==> flow/design.v <==
`timescale 1ns / 1ps
`default_nettype none
module counterModN #(
    parameter X = 5,   
    parameter N = 20   
) (
    input wire clk,       
    input wire ce,        
    input wire en,        
    input wire reset,     
    output reg [X-1:0] count  
);
    always @(posedge clk) begin
        if (reset) begin
            count <= 0;
        end else if (ce && en) begin
            if (count == N - 1) begin
                count <= 0;
            end else begin
                count <= count + 1;
            end
        end
    end
endmodule
`timescale 1ns / 1ps
`default_nettype none
module clockDivider #(
    parameter N = 500_000   
)(
    input wire clk,        
    input wire en,         
    input wire rst,        
    output reg clk_out,    
    output wire tick       
);
    wire [31:0] count;     
    counterModN #(.X(32), .N(N)) counterMod (
        .clk(clk),
        .ce(1'b1),
        .reset(rst),
        .en(en),
        .count(count)
    );
    assign tick = (count == N - 1) && !clk_out;
    always @(posedge clk) begin
        if (rst) begin
            clk_out <= 1'b0;
        end else if (count == N - 1) begin
            clk_out <= ~clk_out;
        end
    end
endmodule
`timescale 1ns / 1ps
`default_nettype none
module debouncer(
    input wire clk,        
    input wire ce,         
    input wire rst,        
    input wire in,         
    output wire out         
);
    reg q1, q2, q3;
    always @(posedge clk) begin
        if (rst) begin
            q1 <= 1'b0;
            q2 <= 1'b0;
            q3 <= 1'b0;
        end else if (ce) begin
            q1 <= in;
            q2 <= q1;
            q3 <= q2;
        end 
    end
    assign out = (rst == 1'b1) ? 1'b0 : (q1 & q2 & q3);
endmodule
`timescale 1ns / 1ps
`default_nettype none
module synchronizer(
    input wire clk,       
    input wire ce,        
    input wire rst,       
    input wire in,        
    output wire out       
);
    reg q1, q2;
    always @(posedge clk) begin
        if (rst) begin
            q1 <= 1'b0;
            q2 <= 1'b0;
        end else if (ce) begin
            q1 <= in;
            q2 <= q1;
        end
    end
    assign out = (rst) ? 1'b0 : q2;
endmodule
`timescale 1ns / 1ps
`default_nettype none
module shift_left_register(
    input wire        clk,     
    input wire        ce,      
    input wire        rst,     
    input wire        load,    
    input wire        en,      
    input wire [7:0]  Num,     
    output reg [15:0] Out      
);
    integer i;
    always @(posedge clk) begin
        if (rst) begin
            Out <= 16'b0;
        end else if (ce) begin
            if (load) begin
                Out <= {8'b0, Num};
            end else if (en) begin
                for (i = 15; i > 0; i = i - 1) begin
                    Out[i] <= Out[i - 1];
                end
                Out[0] <= 1'b0;
            end
        end
    end
endmodule
`timescale 1ns / 1ps
`default_nettype none
module shift_right_register(
    input wire clk,          
    input wire ce,           
    input wire rst,          
    input wire load,         
    input wire en,           
    input wire [7:0] Num,    
    output reg [7:0] Out     
);
    integer i;
    always @(posedge clk) begin
        if (rst) begin
            Out <= 8'b0;
        end else if (ce) begin
            if (load) begin
                Out <= Num;   
            end else if (en) begin
                for (i = 7; i > 0; i = i - 1) begin
                    Out[i - 1] <= Out[i];
                end
                Out[7] <= 1'b0;   
            end
        end
    end
endmodule
`timescale 1ns / 1ps
`default_nettype none
module CU(
    input wire b0,        
    input wire z,         
    input wire load,      
    output wire Psel,     
    output wire EP,       
    output wire EA,       
    output wire EB,       
    output wire LA,       
    output wire LB,       
    output wire RstP      
);
    assign Psel = b0;
    assign EP = (b0 & ~load);
    assign EA = (~z | load);
    assign EB = (~z | load);
    assign LA = load;
    assign LB = load;
    assign RstP = load;
endmodule
`timescale 1ns / 1ps
`default_nettype none
module BCD #(
    parameter W = 18   
)(
    input wire [W-1:0] bin,            
    output reg [W+(W-4)/3:0] bcd       
);
    integer i, j;
    always @(bin) begin
        for (i = 0; i <= W + (W-4)/3; i = i + 1) begin
            bcd[i] = 1'b0;
        end
        bcd[W-1:0] = bin;
        for (i = 0; i <= W - 4; i = i + 1) begin
            for (j = 0; j <= i / 3; j = j + 1) begin
                if (bcd[W - i + 4*j -: 4] > 4) begin                   
                    bcd[W - i + 4*j -: 4] = bcd[W - i + 4*j -: 4] + 4'd3;
                end
            end
        end
    end
endmodule
`timescale 1ns / 1ps
`default_nettype none
module seven_seg_decoder(
    input wire en,           
    input wire [3:0] num,    
    output reg [6:0] seg     
);
    always @ (num or en) begin
        if (en) begin
            case(num)
                4'd0: seg = 7'b1000000;   
                4'd1: seg = 7'b1111001;   
                4'd2: seg = 7'b0100100;   
                4'd3: seg = 7'b0110000;   
                4'd4: seg = 7'b0011001;   
                4'd5: seg = 7'b0010010;   
                4'd6: seg = 7'b0000010;   
                4'd7: seg = 7'b1111000;   
                4'd8: seg = 7'b0000000;   
                4'd9: seg = 7'b0010000;   
                default: seg = 7'b1111111;  
            endcase
        end else begin
            seg = 7'b1111111;   
        end
    end
endmodule
`timescale 1ns / 1ps
`default_nettype none
module seven_segment_scroller #(
    parameter DIV = 250000            
)(
    input wire clk,                   
    input wire reset,                 
    input wire button_left,           
    input wire button_right,          
    input wire [19:0] product,        
    input wire sign,                  
    output reg [6:0] seg,             
    output reg [3:0] an               
);
    wire slow_tick;                            
    wire slow_level;
    wire [1:0] switch_position;                
    wire debounced_button_left, debounced_button_right;
    wire final_button_left, final_button_right;
    wire [6:0] segment_internal[4:0];          
    reg [2:0] digit_selection;        
    clockDivider #(DIV) clk_divider (
        .clk(clk),
        .en(1'b1),
        .rst(reset),
        .clk_out(slow_level),
        .tick(slow_tick)
    );
    counterModN #(.X(2), .N(4)) position_counter (
        .clk(clk),
        .ce(slow_tick),
        .reset(reset),
        .en(1'b1),
        .count(switch_position)
    );
    debouncer btn_debouncer_left (
        .clk(clk),
        .ce(slow_tick),
        .rst(reset),
        .in(button_left),
        .out(debounced_button_left)
    );
    synchronizer btn_synchronizer_left (
        .clk(clk),
        .ce(slow_tick),
        .rst(reset),
        .in(debounced_button_left),
        .out(final_button_left)
    );
    debouncer btn_debouncer_right (
        .clk(clk),
        .ce(slow_tick),
        .rst(reset),
        .in(button_right),
        .out(debounced_button_right)
    );
    synchronizer btn_synchronizer_right (
        .clk(clk),
        .ce(slow_tick),
        .rst(reset),
        .in(debounced_button_right),
        .out(final_button_right)
    );
    reg button_right_old, button_left_old;
    reg button_right_raise, button_left_raise;  
    always @(posedge clk) begin
        if (reset) begin
            digit_selection <= 3'b000;
            button_right_old <= 0;
            button_left_old <= 0;
            button_right_raise <= 0;
            button_left_raise <= 0;
        end else if (slow_tick) begin
            button_right_raise <= (button_right_old != final_button_right && final_button_right == 1'b1);
            button_left_raise <= (button_left_old != final_button_left && final_button_left == 1'b1);
            button_right_old <= final_button_right;
            button_left_old <= final_button_left;
            if (button_right_raise) begin
                if (digit_selection > 0) begin
                    digit_selection <= digit_selection - 1;
                end
                button_right_raise <= 0;
            end
            if (button_left_raise) begin
                if (digit_selection < 2) begin
                    digit_selection <= digit_selection + 1;
                end
                button_left_raise <= 0;
            end
        end
    end
    seven_seg_decoder decoder_digit_0 (.en(1'b1), .num(product[3:0]), .seg(segment_internal[0]));
    seven_seg_decoder decoder_digit_1 (.en(1'b1), .num(product[7:4]), .seg(segment_internal[1]));
    seven_seg_decoder decoder_digit_2 (.en(1'b1), .num(product[11:8]), .seg(segment_internal[2]));
    seven_seg_decoder decoder_digit_3 (.en(1'b1), .num(product[15:12]), .seg(segment_internal[3]));
    seven_seg_decoder decoder_digit_4 (.en(1'b1), .num(product[19:16]), .seg(segment_internal[4]));
    always @(*) begin
        case (switch_position)
            2'b00: begin
                an = 4'b1110;
                seg = segment_internal[digit_selection];
            end
            2'b01: begin
                an = 4'b1101;
                seg = segment_internal[digit_selection + 1];
            end
            2'b10: begin
                an = 4'b1011;
                seg = segment_internal[digit_selection + 2];
            end
            2'b11: begin
                an = 4'b0111;
                if (sign == 1)
                    seg = 7'b0111111; 
                else
                    seg = 7'b1111111;
            end
            default: begin
                an = 4'b1111;
                seg = 7'b0000000;
            end
        endcase
    end
endmodule
`timescale 1ns / 1ps
`default_nettype none
module main #(
    parameter MAIN_DIV = 8,      
    parameter SCAN_DIV = 4       
)(
    input wire clk,
    input wire rst,    
    input wire btnC,   
    input wire btnL,   
    input wire btnR,   
    input wire [7:0] num1,   
    input wire [7:0] num2,   
    output wire [6:0] seg,            
    output wire [3:0] an,              
    output wire multiplicationFinished    
);
    wire dividedClock;   
    wire dividedTick;    
    clockDivider #(MAIN_DIV) clockDiv(
        .clk(clk),
        .rst(rst),
        .en(1'b1),
        .clk_out(dividedClock),
        .tick(dividedTick)
    );
    wire [7:0] num1Complement, num2Complement;
    wire [7:0] multiplier, multiplicand;
    wire [7:0] multiplicandShifted;
    wire [15:0] multiplierShifted;
    reg  [15:0] productReg;
    reg signReg;
    wire tempSign;
    wire [19:0] bcdOutput;
    wire [15:0] tempOutput;
    assign num1Complement = ~num1 + 1'b1;
    assign num2Complement = ~num2 + 1'b1;
    assign multiplier = (num1[7] == 1) ? num1Complement : num1;
    assign multiplicand = (num2[7] == 1) ? num2Complement : num2;
    wire enableDebounce, enableSync;
    debouncer debounceInst(
        .clk(clk),
        .ce(dividedTick),
        .rst(rst),
        .in(btnC),
        .out(enableDebounce)
    );
    synchronizer syncInst(
        .clk(clk),
        .ce(dividedTick),
        .rst(rst),
        .in(enableDebounce),
        .out(enableSync)
    );
    wire Psel, EP, EA, EB, LA, LB, RstP;
    shift_right_register shiftRightReg(
        .clk(clk),
        .ce(dividedTick),
        .rst(rst),
        .load(LB),
        .en(EB),
        .Num(multiplicand),
        .Out(multiplicandShifted)
    );
    shift_left_register shiftLeftReg(
        .clk(clk),
        .ce(dividedTick),
        .rst(rst),
        .load(LA),
        .en(EA),
        .Num(multiplier),
        .Out(multiplierShifted)
    );
    CU controlUnit(
        .b0(multiplicandShifted[0]),
        .z(multiplicationFinished),  
        .load(enableSync),
        .Psel(Psel),
        .EP(EP),
        .EA(EA),
        .EB(EB),
        .LA(LA),
        .LB(LB),
        .RstP(RstP)
    );
    assign multiplicationFinished = ~(multiplicandShifted[0] | multiplicandShifted[1] | multiplicandShifted[2] | multiplicandShifted[3] | multiplicandShifted[4] | multiplicandShifted[5] | multiplicandShifted[6] | multiplicandShifted[7]);
    always @(posedge clk) begin
        if (rst) begin
            productReg <= 16'b0;
            signReg <= 1'b0;
        end else if (!dividedTick) begin
            productReg <= productReg;
        end else if (RstP == 1) begin
            productReg <= 16'b0;
            signReg <= (num1[7] ^ num2[7]) && num1 != 0 && num2 != 0;
        end else if (EP == 1) begin
            productReg <= (Psel == 1) ? productReg + multiplierShifted : productReg;
        end else begin
            productReg <= productReg;
        end
    end
    assign tempOutput = productReg;
    assign tempSign = signReg;
    BCD #(16) bcdConverter(
        .bin(tempOutput),
        .bcd(bcdOutput)
    );
    seven_segment_scroller #(SCAN_DIV) sevenSegScroller(
        .clk(clk),
        .reset(rst | RstP),
        .button_left(btnL),
        .button_right(btnR),
        .product(bcdOutput),
        .sign(tempSign),
        .seg(seg),
        .an(an)
    );
endmodule
# Step by step through the tools: main
# Tool output for the design above before and after an edit, in the order of the flow.
# Lines under "before" count in the file above, lines under "after" in the edited file.
# "change" is "after" less "before", of the values as shown.
# Cell names lack the library's common part.
# A cell with - has no value.
# inputs
top	main
clock	clk
library	sky130hd
corner	tt_025C_1v80

# The edit
# The edit as a unified diff against the file above.
# The edit is scripted: it alters the design's behaviour and was not made to optimise anything.
# begin of diff
@@ -441,5 +441,5 @@
             signReg <= (num1[7] ^ num2[7]) && num1 != 0 && num2 != 0;
         end else if (EP == 1) begin
-            productReg <= (Psel == 1) ? productReg + multiplierShifted : productReg;
+            productReg <= (Psel == 1) ? productReg ^ multiplierShifted : productReg;
         end else begin
             productReg <= productReg;
# end of diff

# Word level
# Counts by Yosys on the flattened word-level netlist (proc, flatten, opt, wreduce; memories kept). Register bits leave out memories and registers merged into their read ports (data or address). Print and check cells are left out. Cells with the same type and inputs are merged into one.
# Yosys's memory passes give these memory sizes; they may raise the number of words (mostly to a power of two), join words into wider ones and drop unused or constant bits.
# classes
item	before	after	change
addsub	44	43	-1
multipliers	0	0	0
n_div	0	0	0
compare	37	37	0
n_eq	19	19	0
n_shift	0	0	0
muxes	103	103	0
logic	23	24	1
n_reduce_logical	22	22	0
# op_table
cell	before	after	change
16-bit adder	1	0	-1
16-bit XOR	0	1	1
1-bit two-way mux	52	52	0
4-bit two-way mux	34	34	0
4-bit by 2-bit adder with 4-bit output with constant B	30	30	0
4-bit by 3-bit greater-than comparator with 1-bit output with constant B	30	30	0
1-bit bitwise OR	9	9	0
1-bit AND	7	7	0
3-bit by 2-bit == test with 1-bit output with constant B	6	6	0
1-bit logical AND	6	6	0
3-bit greater-than comparator with constant B	5	5	0
3-bit two-way mux	5	5	0
3-bit by 2-bit adder with 4-bit output with constant B	4	4	0
1-bit inverter	4	4	0
3-bit by 1-bit == test with 1-bit output with constant B	3	3	0
3-bit == test with constant B	3	3	0
3-bit zero test	3	3	0
16-bit two-way mux	3	3	0
7-bit parallel mux with 5-bit select	3	3	0
2-bit nonzero test	3	3	0
3-bit by 2-bit adder with 3-bit output with constant B	2	2	0
32-bit by 1-bit adder with 32-bit output with constant B	2	2	0
8-bit by 1-bit adder with 8-bit output with constant B	2	2	0
2-bit == test with constant B	2	2	0
1-bit zero test	2	2	0
8-bit two-way mux	2	2	0
1-bit inequality test	2	2	0
8-bit inverter	2	2	0
# Not every row of either side is listed.
# word_totals
item	before	after	change
ff_bits	131	131	0
latch_bits	0	0	0
ram_bits	0	0	0
romBits	560	560	0
clocked_rd_ports_x_width	0	0	0
n_memories	5	5	0
out_inout_bits	12	12	0
wordCells	304	304	0
# memory_table
item	before	after
memory_list	16x7 r1 w0; 16x7 r1 w0; 16x7 r1 w0; 16x7 r1 w0; 16x7 r1 w0	16x7 r1 w0; 16x7 r1 w0; 16x7 r1 w0; 16x7 r1 w0; 16x7 r1 w0

# Logic depth
# Yosys ltp: most cells in a row. Word level: on the elaborated netlist, between registers, memories and ports. Mapped: between sequential cells and ports; inverters and the memories' decode and read muxes count.
# logic_depth
item	before	after	change
word_depth	26	26	0
abc_area	1	1	-
ltp_mapped	84	85	1
ltp_nobuf	84	85	1

# Netlist
# The flow's flattened synthesis, as Yosys stat reports it; memories are mapped. The netlist is that of the ABC_AREA named above (0 if unset); the other value can give another one.
# types
cell	before	after	change
nand2_1	578	528	-50
nor2_1	179	139	-40
o21ai_1	15	37	22
ha_1	98	84	-14
a21oi_1	65	79	14
inv_1	306	318	12
a31oi_1	2	13	11
o32ai_1	9	0	-9
nor3_1	37	29	-8
inv_2	35	28	-7
o21ai_0	76	70	-6
nand2_4	9	15	6
nand4_1	40	45	5
nand2_2	70	74	4
a211oi_1	12	16	4
xnor2_1	10	6	-4
o2111ai_1	0	4	4
nand3_1	240	243	3
# Not every row of either side is listed.
# synth_totals
item	before	after	change
stdcells	2103	2044	-59
yosys_area_mm2	0.0126634	0.0124056	-0.0002578
seq_area_mm2	0.0026225	0.0026225	0.0000000
ff_cells	131	131	0
buf_cells	27	30	3

# Timing after synthesis
# Source: OpenSTA report_checks on the synthesized netlist (no wires, ideal clock, input and output delay 20% of the period each), path of least setup slack; recovery checks are left aside. Register names are those of the netlist, which keeps one name where synthesis merged equal registers.
# synth_path
item	before	after	change
kind	reg-to-output	reg-to-output	-
from	reg (no name shown)	reg (no name shown)	-
to	out seg[0]	out seg[3]	-
period_ps	20000	20000	0
out_delay_ps	4000	4000	0
t_first_pin_ps	0	0	0
t_arrival_ps	7626	8052	426
required_ps	16000	16000	0
setup_slack_ps	8374	7948	-426
path_delay_ps	7626	8052	426
path_stages	82	79	-3
path_buffers	0	0	0
synth_period_reached_ps	11626	12052	426
# "path_delay_ps" is the arrival time less input delay plus setup time.
# At an output port there is no setup time.
# "path_stages": output pins that drive a net of the path, with the launching flip-flop's if there is one; two outputs of one cell count as two.
# "synth_period_reached_ps" = period - worst setup slack (recovery checks aside). The figure is calculated, with input and output delays left at 20% of the set period.
# Between the ends stands the longest chain of elaborated cells between them, by number of cells; it is not shown to be the way that was timed. Of several equally long chains one is given.
# A line is the first line of the expression or statement that the cell stems from. Yosys adds cells for indexed reads and writes and turns some case tables into memories.
# A memory read counts as a cell of the chain, while the word-level depth stops at memories.
# synth_via_before
path_cell_list	dfxtp_1 -> clkinv_1 -> ha_1 -> inv_1 -> ha_1 -> inv_2 -> nand2_1 -> nand3_2 -> inv_2 -> nand2_1 -> nand2_1 -> nand3_1 -> nand3_1 -> nand2_2 -> nand2_2 -> nand2_4 -> nand2_4 -> nand2_2 -> [46 not listed] -> inv_1 -> ha_1 -> inv_1 -> nand2_1 -> nand2_2 -> xor2_2 -> inv_1 -> ha_1 -> nand2_1 -> nand2_1 -> nand2_1 -> nand2_1 -> o21ai_0 -> inv_1 -> nand2_1 -> nand3_1 -> nand2_1 -> nand2_1
elab_chain_len	29
# synth_rtl_before
item	line	text
start, declared	377
start, assigned	438
start, assigned	443
3-bit greater-than comparator	189	if (bcd[W - i + 4*j -: 4] > 4) begin
4-bit two-way mux	189
4-bit by 3-bit greater-than comparator with 1-bit output	189
4-bit two-way mux	189
4-bit by 3-bit greater-than comparator with 1-bit output	189
4-bit two-way mux	189
4-bit by 3-bit greater-than comparator with 1-bit output	189
[15 not listed]	-
4-bit by 2-bit adder with 4-bit output	190	bcd[W - i + 4*j -: 4] = bcd[W - i + 4*j -: 4] + 4'd3;
4-bit two-way mux	189
4-bit by 2-bit adder with 4-bit output	190
4-bit two-way mux	189
memory 16 x 7 bit	205	case(num)
7-bit parallel mux with 5-bit select	331	seg = segment_internal[digit_selection + 2];
7-bit parallel mux with 4-bit select	320	case (switch_position)
end, declared	360	output wire [6:0] seg,
# synth_via_after
path_cell_list	dfxtp_1 -> inv_1 -> ha_1 -> inv_1 -> ha_1 -> inv_2 -> nand2_1 -> nand2_2 -> nand2_2 -> nand2_2 -> nand3_2 -> nand3_2 -> nand2_4 -> nand2_2 -> nand2_2 -> nand2_2 -> nand2_4 -> nand2_4 -> [43 not listed] -> nand2_1 -> nand2_1 -> inv_1 -> ha_1 -> inv_1 -> nand2_2 -> nand2_2 -> xor2_2 -> inv_1 -> ha_1 -> o211ai_1 -> nand2_1 -> o21ai_0 -> inv_1 -> nand2_1 -> nand3_1 -> nand2_1 -> nand2_1
elab_chain_len	29
# synth_rtl_after
item	line	text
start, declared	377
start, assigned	438
start, assigned	443
3-bit by 2-bit adder with 4-bit output	190	bcd[W - i + 4*j -: 4] = bcd[W - i + 4*j -: 4] + 4'd3;
4-bit two-way mux	189	if (bcd[W - i + 4*j -: 4] > 4) begin
4-bit by 3-bit greater-than comparator with 1-bit output	189
4-bit two-way mux	189
4-bit by 3-bit greater-than comparator with 1-bit output	189
4-bit two-way mux	189
4-bit by 3-bit greater-than comparator with 1-bit output	189
[15 not listed]	-
4-bit by 2-bit adder with 4-bit output	190
4-bit two-way mux	189
4-bit by 2-bit adder with 4-bit output	190
4-bit two-way mux	189
memory 16 x 7 bit	205	case(num)
7-bit parallel mux with 5-bit select	331	seg = segment_internal[digit_selection + 2];
7-bit parallel mux with 4-bit select	320	case (switch_position)
end, declared	360	output wire [6:0] seg,

# Worst path after layout
# Path of least setup slack in the final report of the runs of pair 1 (OpenROAD, finished layout, wires in). Where an end is a register, its clock arrival counts in the times.
# The report prints the path's times to 10 ps; the period is as set.
# layout_path
item	before	after	change
kind	reg-to-output	reg-to-output	-
from	reg (no name shown)	reg (no name shown)	-
to	out seg[0]	out seg[3]	-
period_ps	13900	13900	0
out_delay_ps	2780	2780	0
t_first_pin_ps	410	410	0
t_arrival_ps	9630	9810	180
required_ps	11120	11120	0
setup_slack_ps	1490	1310	-180
path_stages	71	80	9
path_buffers	1	1	0
# Between the ends stands the longest chain of elaborated cells between them, by number of cells; it is not shown to be the way that was timed. Of several equally long chains one is given.
# A memory read counts as a cell of the chain, while the word-level depth stops at memories.
# layout_via_before
path_cell_list	dfxtp_1 -> clkinv_1 -> ha_1 -> inv_1 -> ha_1 -> nand2_1 -> nand3_1 -> nand2_1 -> a21oi_1 -> nand2_2 -> nand2_1 -> nand3_1 -> nand2_2 -> nand2_4 -> nand3_1 -> nand2_1 -> nand2_1 -> nand3_1 -> [35 not listed] -> inv_1 -> nand3_1 -> nand3_1 -> nand2_1 -> ha_1 -> inv_1 -> nand3_4 -> o21ai_1 -> inv_1 -> ha_1 -> nand3b_1 -> nand3_1 -> nand2_1 -> nand2_1 -> nand4_1 -> o21ai_0 -> nand2_1 -> clkdlybuf4s50_1
elab_chain_len	29
# layout_rtl_before
item	line	text
start, declared	377
start, assigned	438
start, assigned	443
3-bit greater-than comparator	189	if (bcd[W - i + 4*j -: 4] > 4) begin
4-bit two-way mux	189
4-bit by 3-bit greater-than comparator with 1-bit output	189
4-bit two-way mux	189
4-bit by 3-bit greater-than comparator with 1-bit output	189
4-bit two-way mux	189
4-bit by 3-bit greater-than comparator with 1-bit output	189
[15 not listed]	-
4-bit by 2-bit adder with 4-bit output	190	bcd[W - i + 4*j -: 4] = bcd[W - i + 4*j -: 4] + 4'd3;
4-bit two-way mux	189
4-bit by 2-bit adder with 4-bit output	190
4-bit two-way mux	189
memory 16 x 7 bit	205	case(num)
7-bit parallel mux with 5-bit select	331	seg = segment_internal[digit_selection + 2];
7-bit parallel mux with 4-bit select	320	case (switch_position)
end, declared	360	output wire [6:0] seg,
# layout_via_after
path_cell_list	dfxtp_1 -> inv_1 -> ha_1 -> inv_1 -> ha_1 -> inv_2 -> nand2_1 -> nand2_2 -> nand2_2 -> nand2_2 -> nand3_2 -> nand3_2 -> nand2_4 -> nand2_2 -> nand2_2 -> nand2_2 -> nand2_4 -> nand2_4 -> [44 not listed] -> nand2_1 -> inv_1 -> ha_1 -> inv_1 -> nand2_2 -> nand2_2 -> xor2_2 -> inv_1 -> ha_1 -> o211ai_1 -> nand2_1 -> o21ai_0 -> inv_1 -> nand2_1 -> nand3_1 -> nand2_1 -> nand2_1 -> clkdlybuf4s50_1
elab_chain_len	29
# layout_rtl_after
item	line	text
start, declared	377
start, assigned	438
start, assigned	443
3-bit by 2-bit adder with 4-bit output	190	bcd[W - i + 4*j -: 4] = bcd[W - i + 4*j -: 4] + 4'd3;
4-bit two-way mux	189	if (bcd[W - i + 4*j -: 4] > 4) begin
4-bit by 3-bit greater-than comparator with 1-bit output	189
4-bit two-way mux	189
4-bit by 3-bit greater-than comparator with 1-bit output	189
4-bit two-way mux	189
4-bit by 3-bit greater-than comparator with 1-bit output	189
[15 not listed]	-
4-bit by 2-bit adder with 4-bit output	190
4-bit two-way mux	189
4-bit by 2-bit adder with 4-bit output	190
4-bit two-way mux	189
memory 16 x 7 bit	205	case(num)
7-bit parallel mux with 5-bit select	331	seg = segment_internal[digit_selection + 2];
7-bit parallel mux with 4-bit select	320	case (switch_position)
end, declared	360	output wire [6:0] seg,

# Flow runs
# Runs of the flow (Yosys, OpenROAD) on both versions; the two runs of a pair have the same settings. The constraints put input and output delay at 20% of the set period each and load the outputs with 0.01 pF.
# flow_settings_pair_1
ABC_AREA	1
CORE_UTILIZATION	40
PLACE_DENSITY	0.6
period_ns	13.9
CAP_MARGIN	20
CORE_MARGIN	2
SLEW_MARGIN	20
# results_pair_1
item	before	after	change
synth_area_mm2	0.0126634	0.0124056	-0.0002578
final_die_area_mm2	0.0330985	0.0324396	-0.0006589
final_util_pct	44.7	44.6	-0.1
fin_ws_ps	1492	1309	-183
total_negative_slack_ps	0	0	0
timing.hold.ws_ps	445	450	5
final_power_uw	911.5	859.5	-52.0
# flow_settings_pair_2
ABC_AREA	1
CELL_PAD_IN_SITES_DETAIL_PLACEMENT	1
CELL_PAD_IN_SITES_GLOBAL_PLACEMENT	0
CORE_UTILIZATION	43
GPL_ROUTABILITY_DRIVEN	1
MIN_ROUTING_LAYER	met1
PLACE_DENSITY_LB_ADDON	0.1
period_ns	24.0
CAP_MARGIN	20
CORE_MARGIN	2
SLEW_MARGIN	20
# results_pair_2
item	before	after	change
synth_area_mm2	0.0126634	0.0124056	-0.0002578
final_die_area_mm2	0.0308389	0.0302256	-0.0006133
final_util_pct	48.5	48.0	-0.5
fin_ws_ps	9342	9050	-292
total_negative_slack_ps	0	0	0
timing.hold.ws_ps	454	452	-2
final_power_uw	526.8	538	11.2
# "final_power_uw" is the tool's figure for a default switching activity; nothing was simulated.
